==> flow/design.v <==
/*verilator lint_off UNUSEDSIGNAL*/
/*verilator lint_off MULTITOP*/
/*verilator lint_off WIDTH*//*verilator lint_off LATCH*/
module fadd_sub(
  input logic        clk_i,
  input logic [31:0] operand_a,
  input logic [31:0] operand_b,
  output logic[31:0] result_o
);
  logic [7:0]  a_exponent, b_exponent;             
  logic [7:0]  result_exponent;
  logic [23:0] a_mantissa, b_mantissa;             
  logic [24:0] result_mantissa;
  logic        a_sign, b_sign, result_sign;        
  logic [23:0] tmp_mantissa;
  logic [7:0]  in_e, out_e;
  logic [24:0] in_m, out_m;
  logic [7:0]  diff;
always_ff@(posedge(clk_i))
begin
  a_sign <= operand_a[31];
  b_sign <= operand_b[31];
  if(operand_a[30:23]==0)
    begin
      a_exponent <= (operand_a[22:0] != 0)? 8'b00000001 : 8'b00000000;
      a_mantissa <= {1'b0,operand_a[22:0]};
    end
  else
    begin
      a_exponent <= operand_a[30:23];
      a_mantissa <= {1'b1,operand_a[22:0]};
    end
  if(operand_b[30:23]==0)
    begin
      b_exponent <= (operand_b[22:0] != 0)? 8'b00000001 : 8'b00000000;
      b_mantissa <= {1'b0,operand_b[22:0]};
    end
  else
    begin
      b_exponent <= operand_b[30:23];
      b_mantissa <= {1'b1,operand_b[22:0]};
    end
end
always_comb
begin
  diff         = 8'd0;
  tmp_mantissa = 24'd0;
  if(a_exponent == b_exponent)
    begin
      result_exponent = a_exponent;
      if(a_sign == b_sign)                                                     
        begin
          result_sign           = a_sign;
          result_mantissa       = a_mantissa + b_mantissa;
        end
      else                                                                    
        begin
          if(a_mantissa > b_mantissa)
            begin
              result_sign     = a_sign;
              result_mantissa = a_mantissa - b_mantissa;
            end
          else
            begin
              result_sign     = b_sign;
              result_mantissa = b_mantissa - a_mantissa;
            end
        end
    end
  else                                                                               
    begin
      if(a_exponent > b_exponent)
        begin
          result_sign     = a_sign;
          result_exponent = a_exponent;
          diff            = a_exponent - b_exponent;
          tmp_mantissa    = b_mantissa >> diff;
          if(a_sign == b_sign)
            result_mantissa = a_mantissa + tmp_mantissa;
          else
            result_mantissa = a_mantissa - tmp_mantissa;
        end
      else
        begin
          result_sign      = b_sign;
          result_exponent  = b_exponent;
          diff             = b_exponent - a_exponent;
          tmp_mantissa     = a_mantissa >> diff;
          if(a_sign == b_sign)
            result_mantissa  = b_mantissa + tmp_mantissa;
          else
            result_mantissa  = b_mantissa - tmp_mantissa;
        end
    end
  if(result_mantissa[24]==1)
    begin
      result_exponent = result_exponent + 8'd1;
      result_mantissa = result_mantissa >> 1;
    end
  result_o = {result_sign, result_exponent, result_mantissa[22:0]};
end
endmodule
### Reports on fadd_sub

Tool output for the design above, in the order of the flow.
Line numbers count from 1 in the design file above.
Operators carry their Yosys type and port widths (W data, S select, Z words).
Library cell names are shortened.
The mark -- stands for no value.

| set-up | value |
|---|---|
| design top | fadd_sub |
| clock input | clk_i |
| standard-cell library | sky130hd |
| corner | tt_025C_1v80 |

### Word-level counts

Source: Yosys, flattened and elaborated, memories not mapped. Widths are those after wreduce; folded enables and synchronous resets count as part of the registers. Registers that Yosys merges into a memory's read port (data or address) are not register bits. Print and check cells do not count. Equal cells are merged and count once.

| storage and ports | value |
|---|---|
| input port bits | 65 |
| register bits after elaboration | 66 |
| output and inout port bits | 32 |
| cells after elaboration | 46 |

| operators by class | value |
|---|---|
| shift operators | 2 |
| multiplexer cells | 20 |
| reductions and logical operators | 4 |
| $add $sub $neg | 10 |
| $lt $le $gt $ge | 2 |
| equal/unequal tests | 2 |

Operator list:

| operator | count |
|---|---|
| $mux W25 | 6 |
| $sub A24 B24 Y25 | 4 |
| $add A24 B24 Y25 | 3 |
| $shr A24 B8 Y24 | 2 |
| $mux W24 | 2 |
| $reduce_bool A23 Y1 | 2 |
| $mux W8 | 5 |
| $gt A24 B24 Y1 | 1 |
| $mux W23 | 1 |
| $sub A8 B8 Y8 | 2 |
| $logic_not A8 Y1 | 2 |
| $add A8 B1 Y8 const B | 1 |
| $gt A8 B8 Y1 | 1 |
| $eq A8 B8 Y1 | 1 |
| $mux W1 | 6 |
| $eq A1 B1 Y1 | 1 |

### Depth

Yosys ltp: most cells in a row. Word level: on the elaborated netlist, between registers, memories and ports. Mapped: between sequential cells and ports; inverters and the memories' decode and read muxes count.

| depth | value |
|---|---|
| word-level depth | 7 |
| ABC_AREA | 0 |
| gate-level depth with buffers | 40 |
| mapped depth without buffers | 34 |

### Netlist

Yosys stat after the flow's synthesis: flattened, memories mapped to cells. It holds for the ABC_AREA given above (unset counts as 0); a run with the other value may have another netlist.

Cells by type:

| cell | count | total area (sq um) |
|---|---|---|
| ha_1 | 113 | 1.41E+03 |
| dfxtp_1 | 66 | 1.32E+03 |
| a21oi_1 | 119 | 595.571 |
| mux2i_1 | 59 | 590.566 |
| o21ai_0 | 106 | 530.509 |
| xnor2_1 | 54 | 472.954 |
| nand2_1 | 125 | 469.2 |
| inv_1 | 115 | 431.664 |
| nor2_1 | 112 | 420.403 |
| mux4_2 | 18 | 405.389 |
| clkbuf_1 | 57 | 213.955 |
| a21o_1 | 26 | 195.187 |
| nand3_1 | 38 | 190.182 |
| nor3_1 | 37 | 185.178 |
| xor2_1 | 20 | 175.168 |
| o21bai_1 | 22 | 165.158 |
| mux4_1 | 6 | 157.651 |
| nor4_1 | 25 | 156.4 |

Other cell types: 67; their cells: 284.

| synthesis totals | value |
|---|---|
| synthesis area | 10,412.5 sq um |
| flip-flops | 66 |
| sequential part of the area | 1,321.3 sq um |
| standard cells after synthesis | 1,402 |

### Path before layout

Source: OpenSTA report_checks on the synthesized netlist (no wires, ideal clock, input and output delay 20% of the period each), path of least setup slack; recovery checks are left aside. Register names are those of the netlist, which keeps one name where synthesis merged equal registers.

| timing after synthesis | value |
|---|---|
| path type | flip-flop to output port |
| from | register a_exponent[0] |
| to | output result_o[30] |
| clock period | 12,000 ps |
| driving pins on the path | 37 |
| setup slack | 2,244 ps |
| arrival | 7,356 ps |
| path delay | 7,356 ps |
| data required time | 9,600 ps |
| output delay | 2,400 ps |
| synthesis period reached | 9,756 ps |

"path delay" = arrival - input delay + setup time.
At an output port there is no setup time.
"driving pins on the path": output pins that drive a net of the path, with the launching flip-flop's if there is one; two outputs of one cell count as two.
"synthesis period reached" is the clock period less the worst setup slack; recovery checks do not enter. This is arithmetic on one report: input and output delays are still those of the set period (20% each).
The rows between start and end are the longest chain of elaborated cells between them; the timing report does not say that the signal goes this way. Where chains are equally long, one stands for them.
Each line given opens the expression or statement behind the cell; cells for indexed reads and writes are added by Yosys, which also makes memories of some case tables.

| between the ends, after synthesis | value |
|---|---|
| cell sequence | dfxtp_1 inv_1 ha_1 fa_1 nand3b_1 a21oi_1 o21a_4 buf_8 mux4_1 mux2i_2 mux2i_1 a22oi_1 o21ai_0 inv_1 ha_1 inv_1 or4_4 nor3_4 nand2_1 or2_2 a22oi_1 o32ai_1 ha_1 a21o_1 a21oi_1 nor2_1 a21oi_1 o211a_1 o31ai_1 a21oi_1 nand3_1 o22ai_1 o21bai_1 nor3_1 buf_4 nor4_2 xnor2_1 |
| cells in the longest elaborated chain | 7 |

RTL lines, path after synthesis:

| item | RTL line | RTL |
|---|---|---|
| from (decl) | 10 | `logic [7:0]  a_exponent, b_exponent;` |
| from (assign) | 25 | `a_exponent <= (operand_a[22:0] != 0)? 8'b00000001 : 8'b00000000;` |
| from (assign) | 30 | `a_exponent <= operand_a[30:23];` |
| $sub A8 B8 Y8 | 87 | `diff             = b_exponent - a_exponent;` |
| $shr A24 B8 Y24 | 88 | `tmp_mantissa     = a_mantissa >> diff;` |
| $sub A24 B24 Y25 | 92 | `result_mantissa  = b_mantissa - tmp_mantissa;` |
| $mux W25 | 89 | `if(a_sign == b_sign)` |
| $mux W25 | 72 | `if(a_exponent > b_exponent)` |
| $mux W25 | 48 | `if(a_exponent == b_exponent)` |
| $mux W8 | 95 | `if(result_mantissa[24]==1)` |
| to (decl) | 8 | `output logic[31:0] result_o` |

### Timing after layout

From the final timing report of run 1: the path of least setup slack in the routed layout; clock arrival at registers is part of the times.
The path's times are printed in steps of 10 ps; the period is the one set.

| timing after layout | value |
|---|---|
| path type | flip-flop to output port |
| from | register a_exponent[0] |
| to | output result_o[13] |
| arrival | 9,100 ps |
| driving pins on the path | 37 |
| output delay | 2,400 ps |
| clock period | 12,000 ps |
| setup slack | 500 ps |
| data required time | 9,600 ps |

The rows between start and end are the longest chain of elaborated cells between them; the timing report does not say that the signal goes this way. Where chains are equally long, one stands for them.

| between the ends, after layout | value |
|---|---|
| cell sequence | dfxtp_1 inv_1 ha_1 fa_1 nand3b_1 a21oi_4 o21a_4 buf_4 mux4_2 mux2i_1 mux2i_1 a22oi_1 o21ai_0 inv_1 ha_1 inv_1 or4_4 nor3_4 nand2_1 or2_2 a22oi_1 o32ai_1 ha_1 a21o_1 a21oi_1 nor2_1 a21oi_1 o211a_1 o31ai_1 a21oi_2 buf_4 o22ai_1 o21bai_2 nor3_2 buf_4 mux2i_1 clkdlybuf4s50_1 |
| cells in the longest elaborated chain | 7 |

RTL lines, path after layout:

| item | RTL line | RTL |
|---|---|---|
| from (decl) | 10 | `logic [7:0]  a_exponent, b_exponent;` |
| from (assign) | 25 | `a_exponent <= (operand_a[22:0] != 0)? 8'b00000001 : 8'b00000000;` |
| from (assign) | 30 | `a_exponent <= operand_a[30:23];` |
| $sub A8 B8 Y8 | 87 | `diff             = b_exponent - a_exponent;` |
| $shr A24 B8 Y24 | 88 | `tmp_mantissa     = a_mantissa >> diff;` |
| $sub A24 B24 Y25 | 92 | `result_mantissa  = b_mantissa - tmp_mantissa;` |
| $mux W25 | 89 | `if(a_sign == b_sign)` |
| $mux W25 | 72 | `if(a_exponent > b_exponent)` |
| $mux W25 | 48 | `if(a_exponent == b_exponent)` |
| $mux W23 | 95 | `if(result_mantissa[24]==1)` |
| to (decl) | 8 | `output logic[31:0] result_o` |

Data sheet: physical implementation of fadd_sub

5 stored runs of fadd_sub in the flow (synthesis by Yosys, layout by OpenROAD, sky130hd cells), in arbitrary order. Constraints: input delay and output delay 20% of the set period each, output load 0.01 pF.
"clock period reached" means the clock period less the worst setup slack. The figure is calculated, with input and output delays left at 20% of the set period.
"critical setup path time" is the time allowed to the run's worst setup path (the clock period less input and output delay, where it has them) less its slack. Clock arrival times count: a late capture clock shortens it, a late launch clock lengthens it.
"total power after layout" is the tool's figure for a default switching activity; nothing was simulated.
"critical setup path time" is known to 10 ps.
Settings: n/a = not set for that run.
Among the results, n/a means that no value is shown for the run.

| run | CORE_UTILIZATION | period_ns | CAP_MARGIN | CORE_MARGIN | SLEW_MARGIN | ABC_AREA | CELL_PAD_IN_SITES_DETAIL_PLACEMENT | CTS_CLUSTER_DIAMETER | GPL_TIMING_DRIVEN | MIN_ROUTING_LAYER | TNS_END_PERCENT | CORE_ASPECT_RATIO | CTS_CLUSTER_SIZE | GPL_ROUTABILITY_DRIVEN | HOLD_SLACK_MARGIN | MAX_ROUTING_LAYER | PLACE_DENSITY | SETUP_SLACK_MARGIN | CELL_PAD_IN_SITES_GLOBAL_PLACEMENT | PLACE_DENSITY_LB_ADDON | synthesized cell area (sq um) | area of the die (sq um) | area of the standard cells in the finished layout (sq um) | utilization after routing (%) | setup slack of the worst path (ps) | post-route setup TNS (ps) | final worst hold slack (ps) | total power after layout (mW) | clock period reached (ps) | critical setup path time (ps) | type of the worst setup path |
|---|---|---|---|---|---|---|---|---|---|---|---|---|---|---|---|---|---|---|---|---|---|---|---|---|---|---|---|---|---|---|---|
| run 1 | 40 | 12.0 | 20 | 2 | 20 | n/a | n/a | n/a | n/a | n/a | n/a | n/a | n/a | n/a | n/a | n/a | n/a | n/a | n/a | n/a | 10,412.5 | 27,337.3 | 12,060.3 | 46.7 | 495 | 0 | 2,489 | 2.390 | 11,505 | 9,100 | flip-flop to output port |
| run 2 | 20 | 20.4 | 20 | 2 | 20 | 0 | 0 | 151 | 0 | met2 | 75 | n/a | n/a | n/a | n/a | n/a | n/a | n/a | n/a | n/a | 10,412.5 | 53,902.9 | 12,629.6 | 24.6 | 5,489 | 0 | 4,125 | 1.566 | 14,911 | 10,830 | flip-flop to output port |
| run 3 | 47 | 14.7 | 0 | 2 | 35 | 1 | n/a | n/a | 0 | met2 | 95 | 0.51 | 62 | 0 | 0.07 | met5 | 0.73 | 2.38 | n/a | n/a | n/a | n/a | n/a | n/a | n/a | n/a | n/a | n/a | n/a | n/a | n/a |
| run 4 | 47 | 14.7 | 15 | 2 | 40 | 1 | n/a | n/a | 1 | met1 | 95 | 0.51 | 62 | 1 | n/a | met5 | n/a | 0.48 | 3 | 0.19 | n/a | n/a | n/a | n/a | n/a | n/a | n/a | n/a | n/a | n/a | n/a |
| run 5 | 47 | 14.7 | 15 | 2 | 40 | 1 | 1 | n/a | 0 | met2 | 95 | 0.51 | 62 | 1 | n/a | met5 | n/a | 0.48 | 3 | 0.19 | n/a | n/a | n/a | n/a | n/a | n/a | n/a | n/a | n/a | n/a | n/a |

Run 3: incomplete, routing halted on GRT-0116
Run 4: incomplete, placement halted on FLW-0024
Run 5: incomplete, placement halted on FLW-0024
